==> flow/design.v <==
module and4(in1, in2, out);
	input [3:0] in1, in2;
	output[3:0] out;
	and a1(out[0], in1[0], in2[0]);
	and a2(out[1], in1[1], in2[1]);
	and a3(out[2], in1[2], in2[2]);
	and a4(out[3], in1[3], in2[3]);
endmodule
module and16(in1, in2, out);
	input [15:0] in1, in2;
	output[15:0] out;
	and4 a11(.in1(in1[3:0]), .in2(in2[3:0]), .out(out[3:0]));
	and4 a12(.in1(in1[7:4]), .in2(in2[7:4]), .out(out[7:4]));
	and4 a13(.in1(in1[11:8]), .in2(in2[11:8]), .out(out[11:8]));
	and4 a14(.in1(in1[15:12]), .in2(in2[15:12]), .out(out[15:12]));
endmodule
module or4(in1, in2, out);
	input [3:0] in1, in2;
	output[3:0] out;
	or a1(out[0], in1[0], in2[0]);
	or a2(out[1], in1[1], in2[1]);
	or a3(out[2], in1[2], in2[2]);
	or a4(out[3], in1[3], in2[3]);
endmodule
module or16(in1, in2, out);
	input [15:0] in1, in2;
	output[15:0] out;
	or4 a11(.in1(in1[3:0]), .in2(in2[3:0]), .out(out[3:0]));
	or4 a12(.in1(in1[7:4]), .in2(in2[7:4]), .out(out[7:4]));
	or4 a13(.in1(in1[11:8]), .in2(in2[11:8]), .out(out[11:8]));
	or4 a14(.in1(in1[15:12]), .in2(in2[15:12]), .out(out[15:12]));
endmodule
module complent(in, go, CK, reset, out, busy, fin);
	input  [15:0] in;
	input  go;
	input  CK, reset;
	output reg [15:0] out;
	output reg busy;
	output reg fin;
	reg [15:0] m;
	reg [15:0] o, mm, c;
	always@(posedge CK) begin
		if(reset) begin
			busy <= 1'b0;
			fin  <= 1'b0;
		end
		else begin
			fin <= 1'b0;
			if(busy == 1'b0) begin
				if(go) begin
					o  = 16'hffff ^ in;
					mm = 16'h0001;
					c  = o & mm;
					o  = o ^ mm;
					mm = c << 1;
					out  <= o;
					m    <= mm;
					busy <= 1'b1;
				end
			end
			else if(m == 16'h0000) begin
				busy <= 1'b0;
				fin  <= 1'b1;
			end
			else begin
				out <= out ^ m;
				m   <= (out & m) << 1;
			end
		end
	end
endmodule
module adder(in1, in2, go, CK, reset, out, busy, fin);
	input [15:0] in1, in2;
	input go;
	input CK, reset;
	output reg [15:0] out;
	output reg busy;
	output reg fin;
	reg [15:0] cc;
	reg [15:0] o, c, m;
	always@(posedge CK) begin
		if(reset) begin
			busy <= 1'b0;
			fin  <= 1'b0;
		end
		else begin
			fin <= 1'b0;
			if(busy == 1'b0) begin
				if(go) begin
					o = in1 ^ in2;
					c = in1 & in2;
					c = c << 1;
					if(c == 16'h0000) begin
						busy <= 1'b0;
						fin  <= 1'b1;
					end
					else begin
						m = o & c;
						o = o ^ c;
						c = m << 1;
						busy <= 1'b1;
					end
					out <= o;
					cc  <= c;
				end
			end
			else if(cc == 16'h0000) begin
				busy <= 1'b0;
				fin  <= 1'b1;
			end
			else begin
				out <= out ^ cc;
				cc  <= (out & cc) << 1;
			end
		end
	end
endmodule
module muler(in1, in2, go, CK, reset, out, busy, fin);
	input		[15:0] in1, in2;
	input		go;
	input  		CK, reset;
	output reg	[15:0] out;
	output reg  busy;
	output reg  fin;
	reg[15:0] m1, m2;
	reg[15:0] a1, a2, o;
	always @(posedge CK) begin
		if(reset) begin
			busy <= 1'b0;
			fin  <= 1'b0;
		end
		else begin
			fin <= 1'b0;
			if(busy == 1'b0 && go == 1'b0) begin
			end
			else begin
				if(busy == 1'b0) begin
					a1 = in1;
					a2 = in2;
					o  = 16'h0000;
				end
				else begin
					a1 = m1;
					a2 = m2;
					o  = out;
				end
				if(a2[0] == 1'b1)
					o = o + a1;
				a1 = a1 << 1;
				a2 = a2 >> 1;
				m1  <= a1;
				m2  <= a2;
				out <= o;
				if(a2 == 16'h0000) begin
					busy <= 1'b0;
					fin  <= 1'b1;
				end
				else
					busy <= 1'b1;
			end
		end
	end
endmodule
module diver(in1, in2, go, CK, reset, reminder, quotient, busy, fin);
	input [15:0] in1, in2;
	input go;
	input CK, reset;
	output reg [15:0] reminder, quotient;
	output reg busy;
	output reg fin;
	reg [31:0] m1, m2;
	reg [15:0] divisor;
	reg [4:0]  cnt;
	reg [31:0] t1, t2;
	reg [15:0] d;
	reg [4:0]  n;
	always @(posedge CK) begin
		if(reset) begin
			busy <= 1'b0;
			fin  <= 1'b0;
		end
		else begin
			fin <= 1'b0;
			if(busy == 1'b0 && go == 1'b0) begin
			end
			else begin
				if(busy == 1'b0) begin
					t1 = {16'h0000, in1};
					t2 = {in2, 16'h0000};
					d  = in2;
					n  = 5'b00000;
				end
				else begin
					t1 = m1;
					t2 = m2;
					d  = divisor;
					n  = cnt;
				end
				if(n < 5'b10001) begin
					if(t1[31:16] >= d)
						t1 = t1 - t2 + 1'b1;
					t1 = t1 << 1;
					n  = n + 1'b1;
					busy <= 1'b1;
				end
				else begin
					busy <= 1'b0;
					fin  <= 1'b1;
				end
				if(n == 5'b10000) begin
					if(t1[31:16] >= d)
						t1 = t1 - t2 + 1'b1;
					reminder <= t1[31:16];
					quotient <= t1[15:0];
				end
				m1      <= t1;
				m2      <= t2;
				divisor <= d;
				cnt     <= n;
			end
		end
	end
endmodule
module mux3to8(in, in1, in2, in3, in4, in5, in6, in7, select, out);
	input [15:0] in, in1, in2, in3, in4, in5, in6, in7;
	input [2:0]  select;
	output reg [15:0] out;
	always @(*) begin
		case(select)
			3'b000:out = in;
			3'b001:out = in1;
			3'b010:out = in2;
			3'b011:out = in3;
			3'b100:out = in4;
			3'b101:out = in5;
			3'b110:out = in6;
			3'b111:out = in7;
		endcase
	end
endmodule
module alu16(CK, reset, start, instruction, inputR1, inputR2, outputR, busy, done);
	input [15:0] inputR1, inputR2;
	input [2:0] instruction;
	input CK, reset, start;
	output[15:0] outputR;
	output busy;
	output done;
	reg  [2:0]  op;
	reg  [15:0] out5, out6;
	reg         finL;
	wire [3:0]  busyL;
	wire [3:0]  finU;
	wire        go;
	wire  [15:0] out, out1, out2, out3, out4, and_o, or_o;
	assign go = start & ~busy;
	adder add(
		.in1(inputR1),
		.in2(inputR2),
		.go(go & (instruction == 3'b000)),
		.CK(CK),
		.reset(reset),
		.out(out),
		.busy(busyL[0]),
		.fin(finU[0])
	);
	complent com(
		.in(inputR1),
		.go(go & (instruction == 3'b001)),
		.CK(CK),
		.reset(reset),
		.out(out1),
		.busy(busyL[1]),
		.fin(finU[1])
	);
	muler mul(
		.in1(inputR1),
		.in2(inputR2),
		.go(go & (instruction == 3'b010)),
		.CK(CK),
		.reset(reset),
		.out(out2),
		.busy(busyL[2]),
		.fin(finU[2])
	);
	diver div(
		.in1(inputR1),
		.in2(inputR2),
		.go(go & ((instruction == 3'b011) | (instruction == 3'b100))),
		.CK(CK),
		.reset(reset),
		.reminder(out3),
		.quotient(out4),
		.busy(busyL[3]),
		.fin(finU[3])
	);
	and16 and1(inputR1, inputR2, and_o);
	or16 or1(inputR1, inputR2, or_o);
	mux3to8 outp(
		.in(out),
		.in1(out1),
		.in2(out2),
		.in3(out3),
		.in4(out4),
		.in5(out5),
		.in6(out6),
		.in7(16'h0000),
		.select(op),
		.out(outputR)
	);
	always @(posedge CK) begin
		if(reset) begin
			finL <= 1'b0;
		end
		else begin
			finL <= go & ((instruction == 3'b101) | (instruction == 3'b110) | (instruction == 3'b111));
			if(go) begin
				op   <= instruction;
				out5 <= and_o;
				out6 <= or_o;
			end
		end
	end
	assign busy = busyL[0] | busyL[1] | busyL[2] | busyL[3];
	assign done = finL | finU[0] | finU[1] | finU[2] | finU[3];
endmodule
--- tool output ---
* Tool chain data of alu16 *
Module alu16 before and after one edit of its RTL, step after step.
"original" refers to lines of the RTL above, "edited" to lines of the edited file.
"difference": "edited" minus "original" as printed here. "rel. change": 100 x difference / "original".
Not given: -

inputs
  top module = alu16
  clock input = CK
  standard-cell library = sky130hd
  corner = tt_025C_1v80

* Edit of the RTL *
The edit as a unified diff against the file above.
The edit is scripted: it alters the design's behaviour and was not made to optimise anything.

begin of diff
@@ -239,6 +239,6 @@
 	end
 endmodule
-module alu16(CK, reset, start, instruction, inputR1, inputR2, outputR, busy, done);
-	input [15:0] inputR1, inputR2;
+module alu16(CK, reset, start, instruction, inputR1_pin, inputR2, outputR, busy, done);
+	input [15:0] inputR1_pin, inputR2;
 	input [2:0] instruction;
 	input CK, reset, start;
@@ -246,4 +246,6 @@
 	output busy;
 	output done;
+	reg [15:0] inputR1;
+	always @(posedge CK) inputR1 <= inputR1_pin;
 	reg  [2:0]  op;
 	reg  [15:0] out5, out6;
end of diff

* Word level *
Counts by Yosys on the flattened word-level netlist (proc, flatten, opt, wreduce; memories kept). Register bits leave out memories and registers merged into their read ports (data or address). Print and check cells are left out. Cells with the same type and inputs are merged into one.

storage and ports
  what                             original  edited  difference  rel. change (%)
  register bits                    271       287     +16         +5.90
  bits in latches                  0         0       0           -
  bits in writable memories        0         0       0           -
  bits in read-only memories       0         0       0           -
  clocked read ports x word width  0         0       0           -
  memory cells                     0         0       0           -
  input bits                       38        38      0           0.00
  output and inout bits            18        18      0           0.00

operators by class
  what                              original  edited  difference  rel. change (%)
  $add $sub $neg                    6         6       0           0.00
  $mul                              0         0       0           -
  div/mod/pow operators             0         0       0           -
  $lt $le $gt $ge                   3         3       0           0.00
  equality and inequality tests     17        17      0           0.00
  shifts and indexed selects        0         0       0           -
  muxes and demuxes                 62        62      0           0.00
  bitwise logic cells               67        67      0           0.00
  reductions and logical operators  19        19      0           0.00

operators with widths
  cell                                                  original  edited  difference  rel. change (%)
  two-way mux 16 bit                                    27        27      0           0.00
  bitwise OR 1 bit                                      26        26      0           0.00
  AND 1 bit                                             22        22      0           0.00
  two-way mux 1 bit                                     16        16      0           0.00
  two-way mux 32 bit                                    11        11      0           0.00
  NOT 1 bit                                             10        10      0           0.00
  equality test 3 bit (second input constant)           8         8       0           0.00
  two-way mux 5 bit                                     6         6       0           0.00
  AND 15 bit                                            4         4       0           0.00
  equality test 3 x 2 -> 1 bit (second input constant)  4         4       0           0.00
  logical NOT 16 bit                                    4         4       0           0.00
  XOR 16 bit                                            4         4       0           0.00
  AND reduction 2 bit                                   3         3       0           0.00
  AND reduction 3 bit                                   3         3       0           0.00
  OR reduction 2 bit                                    3         3       0           0.00
  equality test 3 x 1 -> 1 bit (second input constant)  2         2       0           0.00
  >= comparator 16 bit                                  2         2       0           0.00
  logical AND 1 bit                                     2         2       0           0.00
  logical NOT 3 bit                                     2         2       0           0.00
  inequality test 2 bit (second input constant)         2         2       0           0.00
  nonzero test 2 bit                                    2         2       0           0.00
  adder 16 bit                                          1         1       0           0.00
  adder 31 x 1 -> 31 bit (second input constant)        1         1       0           0.00
  adder 32 x 1 -> 32 bit (second input constant)        1         1       0           0.00
  adder 5 x 1 -> 5 bit (second input constant)          1         1       0           0.00
  equality test 5 bit (second input constant)           1         1       0           0.00
  less-than comparator 5 bit (second input constant)    1         1       0           0.00
  two-way mux 31 bit                                    1         1       0           0.00

Not every row of either side is listed.

* Depth *
Yosys ltp: most cells in a row. Word level: on the elaborated netlist, between registers, memories and ports. Mapped: between sequential cells and ports; inverters and the memories' decode and read muxes count.

depth
  what                           original  edited  difference  rel. change (%)
  depth after elaboration        20        20      0           0.00
  ABC_AREA                       0         0       -           -
  gate-level depth with buffers  34        33      -1          -2.94

* Mapped cells and area *
Source: synth_stat.txt of the flow (Yosys; design flattened, memories mapped). It holds for the ABC_AREA given above (unset counts as 0); a run with the other value may have another netlist.

synthesis totals
  what                              original   edited     difference  rel. change (%)
  cells in the netlist              1895       1937       +42         +2.22
  mapped area (sq mm)               0.0190333  0.0194424  +0.0004091  +2.15
  area of sequential cells (sq mm)  0.0079877  0.008308   +0.0003203  +4.01
  flip-flops                        269        285        +16         +5.95
  buffers                           74         75         +1          +1.35

cell types
  cell                       original  edited  difference  rel. change (%)
  sky130_fd_sc_hd__a211oi_1  6         26      +20         +333.33
  sky130_fd_sc_hd__a21o_1    43        25      -18         -41.86
  sky130_fd_sc_hd__dfxtp_1   9         25      +16         +177.78
  sky130_fd_sc_hd__a21oi_1   144       157     +13         +9.03
  sky130_fd_sc_hd__a22oi_1   1         13      +12         +1200.00
  sky130_fd_sc_hd__mux2_2    21        31      +10         +47.62
  sky130_fd_sc_hd__mux4_2    14        4       -10         -71.43
  sky130_fd_sc_hd__o22a_1    0         9       +9          -
  sky130_fd_sc_hd__o22ai_1   4         12      +8          +200.00
  sky130_fd_sc_hd__o21ai_0   151       144     -7          -4.64
  sky130_fd_sc_hd__xor2_1    32        25      -7          -21.88
  sky130_fd_sc_hd__nand2_1   197       191     -6          -3.05
  sky130_fd_sc_hd__o211ai_1  15        9       -6          -40.00
  sky130_fd_sc_hd__buf_1     11        6       -5          -45.45
  sky130_fd_sc_hd__nor2b_1   13        17      +4          +30.77
  sky130_fd_sc_hd__o21a_1    12        8       -4          -33.33
  sky130_fd_sc_hd__and3_1    9         5       -4          -44.44
  sky130_fd_sc_hd__or3_1     5         9       +4          +80.00

Not every row of either side is listed.
By module: a second synthesis without flattening, with its own total; a netlist apart from the flattened one above.

second synthesis, totals
  what                                             original   edited     difference  rel. change (%)
  cells (unflattened synthesis)                    1951       1967       +16         +0.82
  area total of the unflattened synthesis (sq mm)  0.0199154  0.0202357  +0.0003203  +1.61

Rows give one instance, submodules left out.

by module, original
  module    instances  cells  area (sq mm)  sequential area (sq mm)
  diver     1          1105   0.0104976     0.0035534
  muler     1          254    0.0029854     0.0014214
  adder     1          219    0.0024011     0.0009709
  complent  1          108    0.0014989     0.0009709
  alu16     1          56     0.0012174     0.001071
  mux3to8   1          177    0.0011148     0
  and4      4          4      0.000025      0
  or4       4          4      0.000025      0
  and16     1          0      0             0
  or16      1          0      0             0

by module, edited
  module    instances  cells  area (sq mm)  sequential area (sq mm)
  diver     1          1105   0.0104976     0.0035534
  muler     1          254    0.0029854     0.0014214
  adder     1          219    0.0024011     0.0009709
  alu16     1          72     0.0015377     0.0013913
  complent  1          108    0.0014989     0.0009709
  mux3to8   1          177    0.0011148     0
  and4      4          4      0.000025      0
  or4       4          4      0.000025      0
  and16     1          0      0             0
  or16      1          0      0             0

* Path before layout *
Path of least setup slack by OpenSTA after synthesis, without wires, with an ideal clock, recovery checks aside; 20% of the period is set as input and as output delay. Where synthesis merged equal registers, the netlist keeps one of their names.

timing path after synthesis
  what                                 original              edited          difference  rel. change (%)
  path type                            reg2reg               reg2reg         -           -
  start                                reg div.busy          reg div.busy    -           -
  end                                  reg div.reminder[15]  reg div.m1[10]  -           -
  period (ps)                          7500                  7500            0           0.00
  launch time at the first pin (ps)    0                     0               0           -
  arrival (ps)                         6456                  6105            -351        -5.44
  required time (ps)                   7240                  7240            0           0.00
  setup slack (ps)                     785                   1136            +351        -
  delay of the path (ps)               6716                  6365            -351        -5.23
  driving pins on the path             32                    31              -1          -3.12
  period reached after synthesis (ps)  6715                  6364            -351        -5.23

"delay of the path" is the arrival time less input delay plus setup time.
"driving pins on the path": output pins that drive a net of the path, with the launching flip-flop's if there is one; two outputs of one cell count as two.
"period reached after synthesis" = period - worst setup slack (recovery checks aside). The figure is calculated, with input and output delays left at 20% of the set period.
Between the ends stands the longest chain of elaborated cells between them, by number of cells; it is not shown to be the way that was timed. Of several equally long chains one is given.
Each line given opens the expression or statement behind the cell; cells for indexed reads and writes are added by Yosys, which also makes memories of some case tables.
A register here has more assigning lines than the two given.
original: The path ends at the data pin of a flip-flop with enable; ways to the enable are not counted.

between the ends, after synthesis, original
  cell sequence = sky130_fd_sc_hd__dfxtp_1 -> sky130_fd_sc_hd__buf_2 -> sky130_fd_sc_hd__buf_1 -> sky130_fd_sc_hd__buf_1 -> sky130_fd_sc_hd__clkbuf_1 -> sky130_fd_sc_hd__clkbuf_1 -> sky130_fd_sc_hd__a21oi_1 -> sky130_fd_sc_hd__ha_1 -> sky130_fd_sc_hd__and4_4 -> sky130_fd_sc_hd__a221oi_2 -> sky130_fd_sc_hd__o21ai_0 -> sky130_fd_sc_hd__o311a_1 -> sky130_fd_sc_hd__o31a_1 -> sky130_fd_sc_hd__buf_2 -> sky130_fd_sc_hd__clkbuf_1 -> sky130_fd_sc_hd__nand2_1 -> sky130_fd_sc_hd__o21ai_0 -> sky130_fd_sc_hd__o21ai_0 -> sky130_fd_sc_hd__inv_1 -> sky130_fd_sc_hd__ha_1 -> sky130_fd_sc_hd__inv_1 -> sky130_fd_sc_hd__fa_1 -> sky130_fd_sc_hd__nor2b_1 -> sky130_fd_sc_hd__o21a_1 -> sky130_fd_sc_hd__o211ai_1 -> sky130_fd_sc_hd__a21oi_1 -> sky130_fd_sc_hd__a21oi_1 -> sky130_fd_sc_hd__a31o_2 -> sky130_fd_sc_hd__o31a_1 -> sky130_fd_sc_hd__xor2_1 -> sky130_fd_sc_hd__nand2_1 -> sky130_fd_sc_hd__xnor2_1
  length of the longest elaborated chain = 17
  elaborated cells between the ends (all ways) = 31
  classes of those cells = add/sub (4); compare (3); mux (17); logic (6); reduce/logical (1)

ends and longest elaborated chain, after synthesis, original
  what                    line  text
  start, declared         169   output reg busy;
  start, assigned         179   busy <= 1'b0;
  start, assigned         204   busy <= 1'b1;
  bitwise OR 1 bit        323   assign busy = busyL[0] | busyL[1] | busyL[2] | busyL[3];
  NOT 1 bit               255   assign go = start & ~busy;
  AND 1 bit               255
  AND 1 bit               288   .go(go & ((instruction == 3'b011) | (instruction == 3'b100))),
  NOT 1 bit               184   if(busy == 1'b0 && go == 1'b0) begin
  logical AND 1 bit       184
  two-way mux 32 bit      184
  [3 not listed]          -
  two-way mux 31 bit      200   if(t1[31:16] >= d)
  two-way mux 32 bit      199   if(n < 5'b10001) begin
  two-way mux 32 bit      184
  two-way mux 32 bit      178   if(reset) begin
  subtractor 32 bit       212   t1 = t1 - t2 + 1'b1;
  adder 32 x 1 -> 32 bit  212
  two-way mux 32 bit      211   if(t1[31:16] >= d)
  end, assigned           213   reminder <= t1[31:16];
  end, declared           168   output reg [15:0] reminder, quotient;

edited: The path ends at the data pin of a flip-flop with enable; ways to the enable are not counted.

between the ends, after synthesis, edited
  cell sequence = sky130_fd_sc_hd__dfxtp_1 -> sky130_fd_sc_hd__buf_2 -> sky130_fd_sc_hd__clkbuf_1 -> sky130_fd_sc_hd__clkbuf_1 -> sky130_fd_sc_hd__clkbuf_1 -> sky130_fd_sc_hd__clkbuf_1 -> sky130_fd_sc_hd__and2_1 -> sky130_fd_sc_hd__ha_1 -> sky130_fd_sc_hd__inv_1 -> sky130_fd_sc_hd__ha_1 -> sky130_fd_sc_hd__inv_1 -> sky130_fd_sc_hd__fa_1 -> sky130_fd_sc_hd__nor2b_1 -> sky130_fd_sc_hd__o31ai_1 -> sky130_fd_sc_hd__a21o_1 -> sky130_fd_sc_hd__o21ai_2 -> sky130_fd_sc_hd__a21oi_1 -> sky130_fd_sc_hd__a21boi_0 -> sky130_fd_sc_hd__nor2_1 -> sky130_fd_sc_hd__xnor2_1 -> sky130_fd_sc_hd__a31oi_1 -> sky130_fd_sc_hd__inv_1 -> sky130_fd_sc_hd__ha_1 -> sky130_fd_sc_hd__nand4_1 -> sky130_fd_sc_hd__a211oi_1 -> sky130_fd_sc_hd__o41ai_1 -> sky130_fd_sc_hd__a21oi_1 -> sky130_fd_sc_hd__and2_1 -> sky130_fd_sc_hd__buf_4 -> sky130_fd_sc_hd__buf_4 -> sky130_fd_sc_hd__mux2_2
  length of the longest elaborated chain = 18
  elaborated cells between the ends (all ways) = 37
  classes of those cells = add/sub (5); compare (3); eq/ne (1); mux (21); logic (6); reduce/logical (1)

ends and longest elaborated chain, after synthesis, edited
  what                    line  text
  start, declared         169   output reg busy;
  start, assigned         179   busy <= 1'b0;
  start, assigned         204   busy <= 1'b1;
  bitwise OR 1 bit        325   assign busy = busyL[0] | busyL[1] | busyL[2] | busyL[3];
  NOT 1 bit               257   assign go = start & ~busy;
  AND 1 bit               257
  AND 1 bit               290   .go(go & ((instruction == 3'b011) | (instruction == 3'b100))),
  NOT 1 bit               184   if(busy == 1'b0 && go == 1'b0) begin
  logical AND 1 bit       184
  two-way mux 32 bit      184
  [4 not listed]          -
  two-way mux 32 bit      199   if(n < 5'b10001) begin
  two-way mux 32 bit      184
  two-way mux 32 bit      178   if(reset) begin
  subtractor 32 bit       212   t1 = t1 - t2 + 1'b1;
  adder 32 x 1 -> 32 bit  212
  two-way mux 32 bit      211   if(t1[31:16] >= d)
  two-way mux 32 bit      210   if(n == 5'b10000) begin
  end, assigned           216   m1 <= t1;
  end, declared           171   reg [31:0] m1, m2;

* Path in the finished layout *
Path of least setup slack in the final report of each run of pair A (OpenROAD, finished layout, wires in). Where an end is a register, its clock arrival counts in the times.
The report prints the path's times to 10 ps; the period is as set.

timing path post-layout
  what                               original             edited          difference  rel. change (%)
  path type                          in2reg               in2reg          -           -
  start                              in inputR2[7]        in inputR2[1]   -           -
  end                                reg div.reminder[4]  reg div.m1[31]  -           -
  period (ps)                        7500                 7500            0           0.00
  input delay (ps)                   1500                 1500            0           0.00
  launch time at the first pin (ps)  1500                 1500            0           0.00
  arrival (ps)                       7540                 7280            -260        -3.45
  required time (ps)                 7800                 7780            -20         -0.26
  setup slack (ps)                   260                  510             +250        -
  driving pins on the path           27                   28              +1          +3.70

Between the ends stands the longest chain of elaborated cells between them, by number of cells; it is not shown to be the way that was timed. Of several equally long chains one is given.

between the ends, post-layout, original
  cell sequence = sky130_fd_sc_hd__clkdlybuf4s50_1 -> sky130_fd_sc_hd__inv_1 -> sky130_fd_sc_hd__nor2_1 -> sky130_fd_sc_hd__a21oi_1 -> sky130_fd_sc_hd__ha_1 -> sky130_fd_sc_hd__and4_4 -> sky130_fd_sc_hd__a221oi_2 -> sky130_fd_sc_hd__o21ai_1 -> sky130_fd_sc_hd__o311a_1 -> sky130_fd_sc_hd__o31a_2 -> sky130_fd_sc_hd__buf_12 -> sky130_fd_sc_hd__nand3_1 -> sky130_fd_sc_hd__o211ai_1 -> sky130_fd_sc_hd__o21ai_0 -> sky130_fd_sc_hd__inv_1 -> sky130_fd_sc_hd__ha_1 -> sky130_fd_sc_hd__ha_1 -> sky130_fd_sc_hd__a21o_1 -> sky130_fd_sc_hd__a21oi_2 -> sky130_fd_sc_hd__a21boi_1 -> sky130_fd_sc_hd__a221o_1 -> sky130_fd_sc_hd__a21oi_2 -> sky130_fd_sc_hd__nand2b_1 -> sky130_fd_sc_hd__o31a_1 -> sky130_fd_sc_hd__o41ai_2 -> sky130_fd_sc_hd__xnor2_1 -> sky130_fd_sc_hd__mux2_2
  length of the longest elaborated chain = 11
  elaborated cells between the ends (all ways) = 17
  classes of those cells = add/sub (4); compare (2); mux (11)

ends and longest elaborated chain, post-layout, original
  what                    line  text
  start, declared         242   input [15:0] inputR1, inputR2;
  two-way mux 16 bit      187   if(busy == 1'b0) begin
  two-way mux 16 bit      184   if(busy == 1'b0 && go == 1'b0) begin
  two-way mux 16 bit      178   if(reset) begin
  >= comparator 16 bit    200   if(t1[31:16] >= d)
  two-way mux 31 bit      200
  two-way mux 32 bit      199   if(n < 5'b10001) begin
  two-way mux 32 bit      184
  two-way mux 32 bit      178
  subtractor 32 bit       212   t1 = t1 - t2 + 1'b1;
  adder 32 x 1 -> 32 bit  212
  two-way mux 32 bit      211   if(t1[31:16] >= d)
  end, assigned           213   reminder <= t1[31:16];
  end, declared           168   output reg [15:0] reminder, quotient;

between the ends, post-layout, edited
  cell sequence = sky130_fd_sc_hd__clkdlybuf4s50_1 -> sky130_fd_sc_hd__inv_1 -> sky130_fd_sc_hd__nor2_1 -> sky130_fd_sc_hd__a21oi_1 -> sky130_fd_sc_hd__ha_1 -> sky130_fd_sc_hd__ha_1 -> sky130_fd_sc_hd__nand2_1 -> sky130_fd_sc_hd__o211ai_1 -> sky130_fd_sc_hd__a21o_1 -> sky130_fd_sc_hd__a2111oi_4 -> sky130_fd_sc_hd__a21oi_2 -> sky130_fd_sc_hd__nor3_2 -> sky130_fd_sc_hd__xnor2_1 -> sky130_fd_sc_hd__a211oi_1 -> sky130_fd_sc_hd__o21bai_1 -> sky130_fd_sc_hd__inv_1 -> sky130_fd_sc_hd__ha_1 -> sky130_fd_sc_hd__ha_1 -> sky130_fd_sc_hd__a21oi_1 -> sky130_fd_sc_hd__nor2_1 -> sky130_fd_sc_hd__nor2_1 -> sky130_fd_sc_hd__o21ai_0 -> sky130_fd_sc_hd__a21oi_1 -> sky130_fd_sc_hd__o21ai_0 -> sky130_fd_sc_hd__a21oi_1 -> sky130_fd_sc_hd__xnor2_1 -> sky130_fd_sc_hd__nand2_1 -> sky130_fd_sc_hd__xor2_1
  length of the longest elaborated chain = 13
  elaborated cells between the ends (all ways) = 18
  classes of those cells = add/sub (4); compare (2); mux (12)

ends and longest elaborated chain, post-layout, edited
  what                    line  text
  start, declared         242   input [15:0] inputR1_pin, inputR2;
  two-way mux 32 bit      187   if(busy == 1'b0) begin
  two-way mux 32 bit      184   if(busy == 1'b0 && go == 1'b0) begin
  two-way mux 32 bit      178   if(reset) begin
  subtractor 31 bit       201   t1 = t1 - t2 + 1'b1;
  adder 31 x 1 -> 31 bit  201
  two-way mux 31 bit      200   if(t1[31:16] >= d)
  two-way mux 32 bit      199   if(n < 5'b10001) begin
  two-way mux 32 bit      184
  two-way mux 32 bit      178
  subtractor 32 bit       212   t1 = t1 - t2 + 1'b1;
  adder 32 x 1 -> 32 bit  212
  two-way mux 32 bit      211   if(t1[31:16] >= d)
  two-way mux 32 bit      210   if(n == 5'b10000) begin
  end, assigned           216   m1 <= t1;
  end, declared           171   reg [31:0] m1, m2;

* Flow runs *
Runs of the flow (Yosys, OpenROAD) on both versions; the two runs of a pair have the same settings. The constraints put input and output delay at 20% of the set period each and load the outputs with 0.01 pF.

flow settings, pair A
  CORE_UTILIZATION = 40
  period_ns = 7.5
  CAP_MARGIN = 20
  CORE_MARGIN = 2
  SLEW_MARGIN = 20

results, pair A
  what                                       original   edited     difference  rel. change (%)
  synthesized cell area (sq mm)              0.0190333  0.0194424  +0.0004091  +2.15
  die outline area (sq mm)                   0.049344   0.0503845  +0.0010405  +2.11
  standard-cell area after layout (sq mm)    0.0230346  0.0222063  -0.0008283  -3.60
  final design utilization (%)               49.3       46.4       -2.9        -
  worst setup slack after layout (ps)        257        508        +251        -
  total negative slack (ps)                  0          0          0           -
  worst hold slack in the final report (ps)  566        561        -5          -
  power consumption (mW)                     4.716      4.707      -0.009      -0.19
  reached clock period (ps)                  7243       6992       -251        -3.47

flow settings, pair B
  CELL_PAD_IN_SITES_DETAIL_PLACEMENT = 0
  CELL_PAD_IN_SITES_GLOBAL_PLACEMENT = 1
  CORE_MARGIN = 2
  CORE_UTILIZATION = 58
  GPL_ROUTABILITY_DRIVEN = 0
  HOLD_SLACK_MARGIN = 0.11
  MIN_ROUTING_LAYER = met2
  PLACE_DENSITY_LB_ADDON = 0.21
  SLEW_MARGIN = 5
  period_ns = 11.1
  CAP_MARGIN = 20

results, pair B
  what                                       original   edited     difference  rel. change (%)
  synthesized cell area (sq mm)              0.0190333  0.0194424  +0.0004091  +2.15
  die outline area (sq mm)                   0.0342805  0.0350027  +0.0007222  +2.11
  standard-cell area after layout (sq mm)    0.0210752  0.0215782  +0.0005030  +2.39
  final design utilization (%)               64.9       64.8       -0.1        -
  worst setup slack after layout (ps)        1829       2775       +946        -
  total negative slack (ps)                  0          0          0           -
  worst hold slack in the final report (ps)  581        573        -8          -
  power consumption (mW)                     2.972      3.104      +0.132      +4.44
  reached clock period (ps)                  9271       8325       -946        -10.20

"reached clock period": clock period set for the run, less the worst setup slack. It is reckoned from that one timing run; input and output delays stay at 20% of the period that was set.
By "power consumption" is meant OpenSTA's value without simulated activity: inputs other than the clock are taken to toggle once in ten clock periods, and the tool carries that through the logic.
--- end ---
